==> flow/design.v <==
module bellmanford (reset, clock, GMAR1, GMDR1, GMAR2, GMDR2, IMAR, IMDR, WMAR1, WMAR2, WMDR1, WMDR2, WMWDR, WMWAR, WMWE, OMAR, OMDR, OMWAR, OMWDR, OMWE, NegCycle, Finish);
input clock,reset;
output reg [12:0] GMAR1;
input wire [127:0] GMDR1;
output reg [12:0] GMAR2;
input wire [127:0] GMDR2;
output reg [12:0] IMAR;
input wire [7:0] IMDR;
output reg [12:0] WMAR1;
input wire [127:0] WMDR1;
output reg [12:0] WMAR2;
input wire [127:0] WMDR2;
output reg [12:0] WMWAR;
output reg [127:0] WMWDR;
output reg WMWE;
output wire [12:0] OMAR;
output wire [15:0] OMDR;
assign OMAR = 13'b0;
assign OMDR = 16'b0;
output reg [12:0] OMWAR;
output reg [15:0] OMWDR;
output reg OMWE;
output reg NegCycle;
output reg Finish;
parameter [4:0]  
Init    = 4'b0000,
Init1   = 4'b0001,
Init2   = 4'b0010,
Init3   = 4'b0011,
Upd_S   = 4'b0100,
Upd_D   = 4'b0101, 
BFA1    = 4'b0110,
BFA_Stall1 = 4'b0111,
BFA2    = 4'b1000,
BFA_Stall2    = 4'b1001,
BFA3    = 4'b1010,
BFA_Stall3 = 4'b1011,
BFA4    = 4'b1100,
BFA5    = 4'b1101,
BFA_Stall4 = 4'b1110,
BFA6    = 4'b1111,
OP1     = 5'b10000,
OP_Stall1 = 5'b10001,
OP2     = 5'b10010,
OP3     = 5'b10011,
OP4     = 5'b10100,
OP_Stall2 = 5'b10101,
Refresh1 = 5'b10110,
Refresh2 = 5'b10111,
End1 = 5'b11000,
End2 = 5'b11001,
End3 = 5'b11010;
reg [127:0] GMDR1_reg;
reg [127:0] GMDR2_reg;
reg [7:0] IMDR_reg;
reg [127:0] WMDR1_reg;
reg [127:0] WMDR2_reg;
always@(posedge clock)
begin
    GMDR1_reg <= GMDR1;
    GMDR2_reg <= GMDR2;
    IMDR_reg <= IMDR;
    WMDR1_reg <= WMDR1;
    WMDR2_reg <= WMDR2;
end
reg [7:0] NumNodes;
reg [7:0] NodeCounter;
reg [7:0] Ureg;
reg [7:0] NumLinks;
reg [7:0] LinkCounter;
reg [7:0] Vreg[0:8];
reg signed [7:0] Wreg[0:8];
reg signed [7:0] NewWeight;
reg [7:0] Sub;
reg BFA_flag;
reg signed [7:0] DistU;
reg First_Node;
reg NegativeCycleCheck;
reg FirstLine;
reg MultiLine;
reg [4:0]   current_state, next_state;
always@(posedge clock)
begin
       current_state <= next_state;
end
always@(posedge clock)
begin
	if(reset)
	begin
		WMWE <= 1'b0;
		OMWE <= 1'b0;
		Finish <= 1'b0;
		NegCycle <= 1'b0;
		GMAR1 <= 0;
		GMAR2 <= 0;
		IMAR <= 0;
		WMAR1 <= 0;
		WMAR2 <= 0;
		WMWAR <= 0;
		OMWAR <= 0;
		WMWDR <= 0;
	end
	else
	begin
    		casex(current_state)
    		Init:
    		    begin
                    GMAR1 <= 0;
                    GMAR2 <= 0;
                    IMAR <= 0;
                    WMWAR <= 0;
                    OMWAR <= 13'h1fff;
                    NodeCounter <= 8'h81;
                end
            Init1:
                begin
                end
            Init2:
                begin
                    GMAR1 <= GMAR1 + 1'b1;
                    if (NodeCounter == 8'h81)
                        begin
                            NumNodes <= GMDR1_reg[63:0] - 1'b1;
                            NodeCounter <= GMDR1_reg[7:0] - 2'b10;
    		    		    WMWAR <= WMWAR + 1'b1;
    		    		    WMWE <= 1'b1;
    		    		    WMWDR[127:107] <= 21'b100000000111111110000;
                            WMWDR[106:94] <= GMDR1_reg[12:0];
                        end
    		        else if(NodeCounter != 0)
    		    	    begin
    		    		    WMWAR <= WMWAR + 1'b1;
    		    		    WMWE <= 1'b1;
    		    		    WMWDR[127:107] <= 21'b100000000111111110000;
                            WMWDR[106:94] <= GMDR1_reg[12:0];
    		    		    NodeCounter <= NodeCounter - 8'b00000001;
    		    	    end
			        else
                        begin
                            WMWE <= 1'b0;
                            GMAR1 <= IMDR_reg - 1'b1;
                        end
                end
            Init3:
                begin
                     NodeCounter <= NumNodes;
                     IMAR <= IMAR + 1'b1;
                     OMWE <= 1'b0;
                     WMWE <= 1'b0;
                     GMAR1 <= IMAR + 1'b1;
                end
    		Upd_S:
                begin
				    WMWAR <= IMDR_reg;
                    WMWDR[127] = 1'b0;
                    WMWDR[126:119] = 0;
                    WMWDR[118:111] = IMDR_reg;
                    WMWDR[110:107] <= 4'b0010;
				    WMWE <= 1'b1;
				    WMAR1 <= IMDR_reg;                                       
                    NumLinks <= 0;
                    WMWDR[106:94] <= GMDR1_reg[12:0];
                end
            Upd_D:
                begin
				    WMWAR <= IMDR_reg;
                    WMWDR[127] = 1'b1;
                    WMWDR[126:119] = 8'h00;
                    WMWDR[118:111] = 8'hff;
                    WMWDR[110:107] <= 4'b0001;
				    WMWE <= 1'b1;
			    	WMAR2 <= GMDR2_reg[111:104];
                    WMWDR[106:94] <= GMDR1_reg[12:0];
                end
            BFA1:
                begin
                    IMAR <= IMAR - 1'b1;                                               
                    WMWE <= 1'b0;
                    First_Node <= 0;
                    NegativeCycleCheck <= 0;
                end
            BFA_Stall1:
                begin
                end
            BFA2:
                begin
                    FirstLine <= 1'b1;
                    casex(First_Node)
                        0:
                            begin
                                Ureg <= IMDR_reg;
                                NegativeCycleCheck <= 1'b1;
                                WMAR1 <= IMDR_reg;                                              
                                GMAR1 <= IMDR_reg - 1'b1;                                       
                                IMAR <= IMAR + 1'b1;
                            end
                        1:
                            begin
                                if(GMDR2_reg[127:120] == 0)
                                    begin
                                        NegativeCycleCheck <= 1'b0;
                                        Ureg <= GMDR1_reg[71:64];
                                        WMAR1 <= GMDR1_reg[71:64];                                
                                        NodeCounter <= NodeCounter - 1'b1;
                                        GMAR2 <= GMDR1_reg[71:64] - 1'b1;
                                    end
                                else if(WMDR1_reg[127] == 1'b0)
                                    begin
                                        Ureg <= WMAR1[7:0];
                                        GMAR2 <= WMAR1 - 1'b1;                            
                                    end
                                else if (WMDR1_reg[127] == 1'b1)
                                    begin
                                        if(WMAR1[7:0] == NumNodes)
                                            WMAR1 <= 0;
                                        else
                                            WMAR1 <= WMAR1 + 1'b1;
                                    end
                            end
                    endcase
                end
            BFA_Stall2:
                begin
                end
            BFA3:
                begin
                    GMAR1 <= 0;
                    if(First_Node == 1'b0)
                        GMAR2 <= GMDR1_reg[12:0];
                    else if (First_Node == 1'b1 && WMDR1_reg[127] == 1'b0)
                        GMAR2 <= GMDR2_reg[12:0];
                end
            BFA_Stall3:
                begin
                end
            BFA4:
                begin
                    if(FirstLine == 1'b1)
                        begin
                            DistU <= WMDR1_reg[126:119];
                            NumLinks <= GMDR2_reg[119:112];
                            if(GMDR2_reg[119:112] < 7)
                                begin
                                    MultiLine <= 1'b0;
                                    LinkCounter <= GMDR2_reg[119:112];
                                end
                            else
                                begin
                                    LinkCounter <= 7;
                                    MultiLine <= 1'b1;
                                end
				            Vreg[1] <= GMDR2_reg[111:104];
				            Wreg[1] <= GMDR2_reg[103:96];
				            Vreg[2] <= GMDR2_reg[95:88];
				            Wreg[2] <= GMDR2_reg[87:80];
				            Vreg[3] <= GMDR2_reg[79:72];
				            Wreg[3] <= GMDR2_reg[71:64]; 
				            Vreg[4] <= GMDR2_reg[63:56];
				            Wreg[4] <= GMDR2_reg[55:48]; 
				            Vreg[5] <= GMDR2_reg[47:40];
				            Wreg[5] <= GMDR2_reg[39:32]; 
				            Vreg[6] <= GMDR2_reg[31:24];
				            Wreg[6] <= GMDR2_reg[23:16];
				            Vreg[7] <= GMDR2_reg[15:8];
				            Wreg[7] <= GMDR2_reg[7:0];
                            Vreg[8] <= 0;
                            Wreg[8] <= 0;
                        end
                    else
                        begin
                            if(NumLinks > 8)
                                begin
                                    MultiLine <= 1'b1;
                                    LinkCounter <= 8;
                                end
                            else
                                begin
                                    MultiLine <= 1'b0;
                                    LinkCounter <= NumLinks;
                                end
                            Vreg[1] <= GMDR2_reg[127:120];
                            Wreg[1] <= GMDR2_reg[119:112];
				            Vreg[2] <= GMDR2_reg[111:104];
				            Wreg[2] <= GMDR2_reg[103:96];
				            Vreg[3] <= GMDR2_reg[95:88];
				            Wreg[3] <= GMDR2_reg[87:80];
				            Vreg[4] <= GMDR2_reg[79:72];
				            Wreg[4] <= GMDR2_reg[71:64]; 
				            Vreg[5] <= GMDR2_reg[63:56];
				            Wreg[5] <= GMDR2_reg[55:48]; 
				            Vreg[6] <= GMDR2_reg[47:40];
				            Wreg[6] <= GMDR2_reg[39:32]; 
				            Vreg[7] <= GMDR2_reg[31:24];
				            Wreg[7] <= GMDR2_reg[23:16];
				            Vreg[8] <= GMDR2_reg[15:8];
				            Wreg[8] <= GMDR2_reg[7:0];
                        end
                    Sub <= 0;
                end
            BFA5:
                begin
                    WMWE <= 1'b0;
                    if(WMDR1_reg[127] == 1'b1)
                    begin
                        NumLinks <= 0;
                        LinkCounter <= 0;
                    end
                    if (NumLinks == 0)
                    begin
                       First_Node <= 1'b1;
                    end
                    if(LinkCounter == 0 )
                    begin
                       FirstLine <= 1'b0;
                       GMAR2 <= GMAR2 + 1'b1;
                    end
                    if(NumLinks == 0 && LinkCounter == 0)
                        WMAR1 <= WMAR1 + 1'b1;
                    case(Sub)
                        0: 
                            begin
                                WMAR2 <= Vreg[1];
                                NewWeight <= DistU + Wreg[1];
                            end
                        1: 
                            begin
                                WMAR2 <= Vreg[2];  
                                NewWeight <= DistU + Wreg[2];
                            end
                        2:  
                            begin
                                WMAR2 <= Vreg[3];  
                                NewWeight <= DistU + Wreg[3];
                            end
                        3:  
                            begin
                                WMAR2 <= Vreg[4];  
                                NewWeight <= DistU + Wreg[4];
                            end
                        4:  
                            begin
                                WMAR2 <= Vreg[5];  
                                NewWeight <= DistU + Wreg[5];
                            end
                        5:  
                            begin
                                WMAR2 <= Vreg[6];  
                                NewWeight <= DistU + Wreg[6];
                            end
                        6:  
                            begin
                                WMAR2 <= Vreg[7];  
                                NewWeight <= DistU + Wreg[7];
                            end
                        7:  
                            begin
                                WMAR2 <= Vreg[8];  
                                NewWeight <= DistU + Wreg[8];
                            end
                    endcase
                end
            BFA_Stall4:
                begin
                end
            BFA6:
                begin
                   if($signed(WMDR2_reg[126:119]) > NewWeight || WMDR2_reg[127] == 1)
                    begin
                        NegativeCycleCheck <= 1'b1;
                        casex(Sub)
                            0:  begin
                                    WMWAR <= Vreg[1]; 
                                end
                            1:  begin
                                    WMWAR <= Vreg[2]; 
                                end
                            2:  begin 
                                    WMWAR <= Vreg[3]; 
                                end
                            3:  begin 
                                    WMWAR <= Vreg[4]; 
                                end
                            4:  begin 
                                    WMWAR <= Vreg[5]; 
                                end
                            5:  begin 
                                    WMWAR <= Vreg[6]; 
                                end
                            6:  begin 
                                    WMWAR <= Vreg[7]; 
                                end
                            7:  begin 
                                    WMWAR <= Vreg[8]; 
                                end
                        endcase
                        WMWDR[127] = 1'b0;
                        WMWDR[126:119] <= NewWeight;
                        WMWDR[118:111] <= Ureg;
                        WMWDR[110:107] <= WMDR2_reg[110:107];
                        WMWDR[106:94] <= WMDR2_reg[106:94];
                        WMWE <= 1'b1;
                   end
                   LinkCounter <= LinkCounter - 1'b1;
                   NumLinks <= NumLinks - 1'b1;
                   Sub <= Sub + 1'b1;
                end
            OP1:
                begin
                    WMAR2 <= IMDR_reg;
                end
            OP_Stall1:
                begin
                end
            OP2:
                begin
                    OMWAR <= OMWAR + 1'b1;
                    OMWDR <= WMDR2_reg[126:119];
                    OMWE <= 1'b1;
                    WMAR2 <= WMDR2_reg[118:111];
                end
            OP3:
                begin
                    OMWAR <= OMWAR + 1'b1;
                    OMWDR <= IMDR_reg;
                    OMWE <= 1'b1;
                    IMAR <= IMAR + 1'b1;
                end
            OP4:
                begin
                    OMWDR <= WMAR2;
                    OMWE <= 1'b1;
                    OMWAR <= OMWAR + 1'b1;
                    WMAR2 <= WMDR2_reg[118:111];
                    WMAR1 <= NumNodes;
                end
            OP_Stall2:
                begin
                    OMWE <= 1'b0;
                end
            End1:
                begin
                    if(IMDR_reg == 8'hff)
                    begin
                        NodeCounter <= NumNodes;
                        OMWDR <= 16'hFFFF;
                        OMWE <= 1'b1;
                        OMWAR <= OMWAR + 1'b1;
                    end
                    else
                    begin
                        OMWDR <= 8'h0;
                        OMWE <= 1'b1;
                        OMWAR <= OMWAR + 1'b1;
                    end
                end
            Refresh1:
                begin
                    OMWE <= 1'b0;
                    WMWAR <= NumNodes;
                    WMWDR[127:107] <= 21'b100000000111111110000;
                    WMWDR[106:94] <= WMDR1_reg[104:96];
                    WMWE <= 1'b1;
                    IMAR <= IMAR + 1'b1;
                end
            Refresh2:
                begin
                    WMWAR <= WMWAR - 1'b1;
                    WMWDR[127:107] <= 21'b100000000111111110000;
                    WMWE <= 1'b1;
                end
            End2:
                begin
                    OMWE <= 1'b0;
                    WMWE <= 1'b0;
                    Finish <= 1'b1; 
                end
            End3:
                begin
                    NegCycle <= 1'b1; 
                end
        endcase
	end
end
always@(*)
begin
	if(reset)
		next_state = Init;
	else if(current_state == Init)
        next_state = Init1;
    else if(current_state == Init1)
        next_state = Init2;
    else if(current_state == Init2)
	begin
		if (NodeCounter == 0)
			next_state = Init3;
        else
            next_state <= Init1;
	end
	else if(current_state == Init3)
			next_state = Upd_S;
	else if(current_state == Upd_S)
			next_state = Upd_D;
    else if(current_state == Upd_D)
            next_state = BFA1;
	else if(current_state == BFA1)
            next_state = BFA_Stall1;
    else if(current_state == BFA_Stall1)
            next_state = BFA2;
	else if(current_state == BFA2)
    begin
        if (WMDR1_reg[127] == 1'b1)
            next_state = BFA_Stall1;
        else if(First_Node == 1)
        begin
            if ((NegativeCycleCheck == 1'b0) && GMDR2_reg[127:120] == 8'h00 )
                next_state = OP1;
            else if((NodeCounter == 8'h01) && (NegativeCycleCheck == 1'b0) && GMDR2_reg[127:120] == 8'h00)
                next_state = OP1;
            else if((NodeCounter == 8'h01) && (NegativeCycleCheck == 1'b1))
                next_state = End3;
            else
                next_state = BFA_Stall2;
            end
        else if (WMDR1_reg[127] == 1'b0 && First_Node == 1'b0)
            next_state = BFA_Stall2;
        else if (WMDR1_reg[127] == 1'b1)
            next_state = BFA_Stall1;
        else
            next_state = BFA_Stall2;
    end
	else if(current_state == BFA_Stall2)
            next_state = BFA3;
	else if(current_state == BFA3)
    begin
        if(WMDR1_reg[127] == 1'b1)
            next_state = BFA2;
        else
            next_state = BFA_Stall3;
    end
	else if(current_state == BFA_Stall3)
    begin
        if(WMDR1_reg[127] == 1'b1)
            next_state = BFA5;
        else
            next_state = BFA4;
    end
	else if(current_state == BFA4)
            next_state = BFA5;
	else if(current_state == BFA5)
    begin
        if (WMDR1_reg[127] == 1'b1)
            next_state = BFA_Stall1;
        else if(NumLinks == 0 && LinkCounter == 0)
            next_state = BFA_Stall1;
        else if (NumLinks != 0 && LinkCounter == 0)
            next_state = BFA_Stall3;
        else
            next_state = BFA_Stall4;
    end
	else if(current_state == BFA_Stall4)
            next_state = BFA6;
	else if(current_state == BFA6)
            next_state = BFA5;
    else if(current_state == OP1)
            next_state = OP_Stall1;
    else if(current_state == OP_Stall1)
            next_state = OP2;
    else if(current_state == OP2)
            next_state = OP3;
    else if(current_state == OP3)
            next_state = OP4;
    else if(current_state == OP4)
        begin
            if(WMDR2_reg[108] == 1'b1)
                next_state = End1;
            else
                next_state = OP_Stall2;
        end
    else if(current_state == OP_Stall2)
            next_state = OP4;
    else if(current_state == Refresh1)
        next_state = Refresh2;
    else if(current_state == Refresh2)
        begin
            if(WMWAR == 0)
                next_state = Init3;
            else
                next_state = Refresh2;
        end
    else if(current_state == End1)
        begin
            if(IMDR_reg == 8'hFF)
                next_state = Refresh1;
            else
                next_state = End2;
        end
    else
        next_state = current_state;
end
endmodule
--- tool output ---
Reports on bellmanford
Tool output for the design above before and after an edit, in the order of the flow.
Lines under "before" count in the file above, lines under "after" in the edited file.
"difference": "after" minus "before" as printed here.
Operators carry their Yosys type and port widths (W data, S select, Z words).
Library cell names are shortened.
The mark - stands for no value.
- design top: bellmanford
- clock input: clock
- standard-cell library: sky130hd
- timing corner: tt_025C_1v80

The edit
Unified diff, file above to edited file.
The edit is scripted: it alters the design's behaviour and was not made to optimise anything.
begin of diff
@@ -332,9 +332,4 @@
                                 WMAR2 <= Vreg[3];  
                                 NewWeight <= DistU + Wreg[3];
-                            end
-                        3:  
-                            begin
-                                WMAR2 <= Vreg[4];  
-                                NewWeight <= DistU + Wreg[4];
                             end
                         4:  
end of diff

Elaborated design
Counts by Yosys on the flattened word-level netlist (proc, flatten, opt, wreduce). Print and check cells are left out.
- storage and ports (what ; before ; after ; difference):
    flip-flop bits (word level) ; 809 ; 801 ; -8
    bits in latches ; 0 ; 0 ; 0
    memory bits (writable) ; 0 ; 0 ; 0
    memory bits (read-only) ; 0 ; 0 ; 0
    word width x clocked read ports ; 0 ; 0 ; 0
    memories kept ; 0 ; 0 ; 0
    input bits ; 522 ; 522 ; 0
    output and inout port bits ; 268 ; 268 ; 0
    elaborated cells ; 349 ; 347 ; -2
- operators by class (what ; before ; after ; difference):
    add/subtract/negate cells ; 26 ; 25 ; -1
    multiply operators ; 0 ; 0 ; 0
    div/mod/pow operators ; 0 ; 0 ; 0
    magnitude comparators ; 3 ; 3 ; 0
    equal/unequal tests ; 56 ; 56 ; 0
    shift-type cells ; 0 ; 0 ; 0
    mux-type cells ; 131 ; 131 ; 0
    bitwise logic cells ; 4 ; 4 ; 0
    reduce/logical cells ; 78 ; 78 ; 0
- operators by type and width (cell ; before ; after ; difference):
    $mux W8 ; 32 ; 31 ; -1
    $add A8 B8 Y8 ; 8 ; 7 ; -1
    $reduce_bool A8 Y1 ; 3 ; 2 ; -1
    $ne A9 B1 Y1 const B ; 1 ; 0 ; -1
    $ne A9 B9 Y1 const B ; 1 ; 0 ; -1
    $pmux W8 S8 ; 1 ; 0 ; -1
    $ne A8 B8 Y1 const B ; 0 ; 1 ; +1
    $ne A9 B2 Y1 const B ; 0 ; 1 ; +1
    $pmux W13 S7 ; 0 ; 1 ; +1
    $pmux W8 S7 ; 0 ; 1 ; +1
    $reduce_bool A7 Y1 ; 0 ; 1 ; +1
Unchanged operator kinds not shown: 65.

Longest topological paths
Yosys ltp: most cells in a row. Word level: on the elaborated netlist, between registers, memories and ports. Mapped: between sequential cells and ports; inverters and the memories' decode and read muxes count.
- depth (what ; before ; after ; difference):
    word-level depth ; 27 ; 27 ; 0
    ABC_AREA ; 0 ; 0 ; -
    gate-level depth with buffers ; 17 ; 15 ; -2

Mapped cells and area
The flow's flattened synthesis, as Yosys stat reports it; memories are mapped. The netlist is that of the ABC_AREA named above (0 if unset); the other value can give another one.
- cell types (cell type ; before ; after ; difference):
    xor2_1 ; 44 ; 63 ; +19
    a21oi_1 ; 131 ; 147 ; +16
    xnor2_1 ; 66 ; 51 ; -15
    clkbuf_1 ; 125 ; 113 ; -12
    o21ai_0 ; 97 ; 107 ; +10
    a221oi_1 ; 26 ; 36 ; +10
    nand2b_1 ; 16 ; 6 ; -10
    mux2_2 ; 126 ; 117 ; -9
    a222oi_1 ; 47 ; 38 ; -9
    o211ai_1 ; 4 ; 13 ; +9
    edfxtp_1 ; 204 ; 196 ; -8
    inv_1 ; 53 ; 60 ; +7
    buf_1 ; 18 ; 11 ; -7
    a22o_1 ; 9 ; 2 ; -7
    a221o_1 ; 5 ; 12 ; +7
    a211oi_1 ; 32 ; 26 ; -6
    a31oi_1 ; 26 ; 20 ; -6
    or4_1 ; 17 ; 11 ; -6
Unchanged cell types not shown: 17.
Not every row of either side is listed.
- synthesis totals (what ; before ; after ; difference):
    cell count ; 2357 ; 2339 ; -18
    synthesis area (µm²) ; 24987.7 ; 24701.2 ; -286.5
    sequential part of the area (µm²) ; 13332.8 ; 13092.6 ; -240.2
    flip-flop cells ; 564 ; 556 ; -8
    buffers ; 291 ; 280 ; -11

Worst setup path after synthesis
Path of least setup slack by OpenSTA after synthesis, without wires, with an ideal clock, recovery checks aside; 20% of the period is set as input and as output delay. Where synthesis merged equal registers, the netlist keeps one of their names.
- path post-synthesis (what ; before ; after ; difference):
    path type ; input to register ; input to register ; -
    from ; input reset ; input reset ; -
    to ; register DistU[0] ; register DistU[0] ; -
    clock period (ns) ; 5.0 ; 5.0 ; 0.0
    input delay (ns) ; 1.000 ; 1.000 ; 0.000
    setup time (ns) ; 0.336 ; 0.336 ; 0.000
    time at the first pin (ns) ; 1.000 ; 1.000 ; 0.000
    arrival time (ns) ; 7.470 ; 7.207 ; -0.263
    data required time (ns) ; 4.664 ; 4.664 ; 0.000
    setup slack (ns) ; -2.806 ; -2.543 ; +0.263
    path delay (ns) ; 6.806 ; 6.543 ; -0.263
    stages ; 4 ; 3 ; -1
    buffers on the path ; 2 ; 1 ; -1
    period reached after synthesis (ns) ; 7.806 ; 7.543 ; -0.263
"path delay" = arrival - input delay + setup time.
"stages" counts driving pins, that of a launching flip-flop among them; a cell with two outputs on the path counts twice.
"period reached after synthesis" is the clock period less the worst setup slack; recovery checks do not enter. This is arithmetic on one report: input and output delays are still those of the set period (20% each).
Between the ends stands the longest chain of elaborated cells between them, by number of cells; it is not shown to be the way that was timed. Of several equally long chains one is given.
A line is the first line of the expression or statement that the cell stems from. Yosys adds cells for indexed reads and writes and turns some case tables into memories.
Between the ends, post-synthesis, before:
- cell sequence: clkbuf_1 -> clkbuf_1 -> nor2_1 -> and2_1
- cells in the longest elaborated chain: 2
- elaborated cells on any way between the ends at 2
- RTL lines with such cells: 0
- those cells by class: logic (1); reduce/logical (1)
- RTL lines, path post-synthesis, before (what ; RTL line ; text):
    from (decl) ; 2 ; input clock,reset;
    $not A1 Y1 ; - ;
    $reduce_and A3 Y1 ; - ;
    to (assign) ; 240 ; DistU <= WMDR1_reg[126:119];
    to (decl) ; 76 ; reg signed [7:0] DistU;
Between the ends, post-synthesis, after:
- cell sequence: clkbuf_1 -> nor2b_1 -> and2_1
- cells in the longest elaborated chain: 2
- elaborated cells on any way between the ends at 2
- RTL lines with such cells: 0
- those cells by class: logic (1); reduce/logical (1)
- RTL lines, path post-synthesis, after (what ; RTL line ; text):
    from (decl) ; 2 ; input clock,reset;
    $not A1 Y1 ; - ;
    $reduce_and A3 Y1 ; - ;
    to (assign) ; 240 ; DistU <= WMDR1_reg[126:119];
    to (decl) ; 76 ; reg signed [7:0] DistU;

Path in the finished layout
From the final timing report of the runs of pair 1: the path of least setup slack in the routed layout; clock arrival at registers is part of the times.
- path post-layout (what ; before ; after ; difference):
    path type ; register to register ; register to register ; -
    from ; register Sub[5] ; register Sub[3] ; -
    to ; register NewWeight[7] ; register NewWeight[7] ; -
    clock period (ns) ; 4.27 ; 4.27 ; 0.00
    setup time (ns) ; 0.26 ; 0.25 ; -0.01
    time at the first pin (ns) ; 0.62 ; 0.63 ; +0.01
    arrival time (ns) ; 4.16 ; 4.03 ; -0.13
    data required time (ns) ; 4.63 ; 4.65 ; +0.02
    setup slack (ns) ; 0.47 ; 0.61 ; +0.14
    stages ; 11 ; 12 ; +1
    buffers on the path ; 0 ; 0 ; 0
Between the ends stands the longest chain of elaborated cells between them, by number of cells; it is not shown to be the way that was timed. Of several equally long chains one is given.
A register here has more assigning lines than the two given.
before: Ways into the end's enable are left out, as the timed path ends at the data pin.
Between the ends, post-layout, before:
- cell sequence: edfxtp_1 -> or4_1 -> or2_2 -> o21ai_0 -> ha_1 -> a21o_1 -> a21oi_1 -> nor2b_1 -> o21a_1 -> o41ai_1 -> xnor2_1
- cells in the longest elaborated chain: 2
- elaborated cells on any way between the ends at 9
- those cells by class: eq/ne (7); mux (1); reduce/logical (1)
- RTL lines, path post-layout, before (what ; RTL line ; text):
    from (decl) ; 74 ; reg [7:0] Sub;
    from (assign) ; 298 ; Sub <= 0;
    from (assign) ; 405 ; Sub <= Sub + 1'b1;
    $eq A8 B3 Y1 ; 319 ; case(Sub)
    $pmux W8 S8 ; 319 ;
    to (assign) ; 323 ; NewWeight <= DistU + Wreg[1];
    to (assign) ; 328 ; NewWeight <= DistU + Wreg[2];
    to (decl) ; 73 ; reg signed [7:0] NewWeight;
after: Ways into the end's enable are left out, as the timed path ends at the data pin.
Between the ends, post-layout, after:
- cell sequence: edfxtp_1 -> or4_1 -> nor2_2 -> nand2_1 -> a221o_1 -> ha_1 -> a21o_1 -> a21oi_1 -> nor2b_1 -> o21ai_0 -> a21oi_1 -> xnor2_1
- cells in the longest elaborated chain: 2
- elaborated cells on any way between the ends at 8
- those cells by class: eq/ne (6); mux (1); reduce/logical (1)
- RTL lines, path post-layout, after (what ; RTL line ; text):
    from (decl) ; 74 ; reg [7:0] Sub;
    from (assign) ; 298 ; Sub <= 0;
    from (assign) ; 400 ; Sub <= Sub + 1'b1;
    $eq A8 B3 Y1 ; 319 ; case(Sub)
    $pmux W8 S7 ; 319 ;
    to (assign) ; 323 ; NewWeight <= DistU + Wreg[1];
    to (assign) ; 328 ; NewWeight <= DistU + Wreg[2];
    to (decl) ; 73 ; reg signed [7:0] NewWeight;

Flow runs
Both versions went through the flow (Yosys, OpenROAD) with the same settings in each pair. Constraints: input delay and output delay 20% of the set period each, output load 0.01 pF.
Settings, pair 1:
- period_ns at 4.27
- CAP_MARGIN at 20
- CORE_MARGIN at 2
- CORE_UTILIZATION at 40
- noted SLEW_MARGIN: 20
- final reports, pair 1 (what ; before ; after ; difference):
    area of the synthesized netlist (µm²) ; 24987.7 ; 24701.2 ; -286.5
    die outline area (µm²) ; 64485.5 ; 63756.2 ; -729.3
    standard-cell area of the final layout (µm²) ; 30834.6 ; 30455.5 ; -379.1
    post-layout utilization (%) ; 50.0 ; 49.6 ; -0.4
    worst setup slack after layout (ns) ; 0.467 ; 0.612 ; +0.145
    summed negative setup slack (ns) ; 0.000 ; 0.000 ; 0.000
    worst hold slack after layout (ns) ; 0.403 ; 0.413 ; +0.010
    total power after layout (mW) ; 11.854 ; 11.655 ; -0.199
    reached clock period (ns) ; 3.803 ; 3.658 ; -0.145
Settings, pair 2:
- CELL_PAD_IN_SITES_DETAIL_PLACEMENT: 0
- CORE_MARGIN at 9
- CORE_UTILIZATION at 23
- MAX_ROUTING_LAYER: met4
- PLACE_DENSITY_LB_ADDON at 0.13
- noted SETUP_SLACK_MARGIN: 1.48
- period_ns at 6.59
- CAP_MARGIN at 20
- noted SLEW_MARGIN: 20
- final reports, pair 2 (what ; before ; after ; difference):
    area of the synthesized netlist (µm²) ; 24987.7 ; 24701.2 ; -286.5
    die outline area (µm²) ; 120833.0 ; 119519.0 ; -1314.0
    standard-cell area of the final layout (µm²) ; 31895.6 ; 31530.2 ; -365.4
    post-layout utilization (%) ; 29.7 ; 29.8 ; +0.1
    worst setup slack after layout (ns) ; 2.649 ; 2.189 ; -0.460
    summed negative setup slack (ns) ; 0.000 ; 0.000 ; 0.000
    worst hold slack after layout (ns) ; 0.404 ; 0.406 ; +0.002
    total power after layout (mW) ; 8.209 ; 8.092 ; -0.117
    reached clock period (ns) ; 3.941 ; 4.401 ; +0.460
By "reached clock period" is meant the clock period of the run minus its worst setup slack. This is arithmetic on one report: input and output delays are still those of the set period (20% each).
"total power after layout" rests on the timing tool's default activity at the inputs, not on a simulated workload.
--- end ---
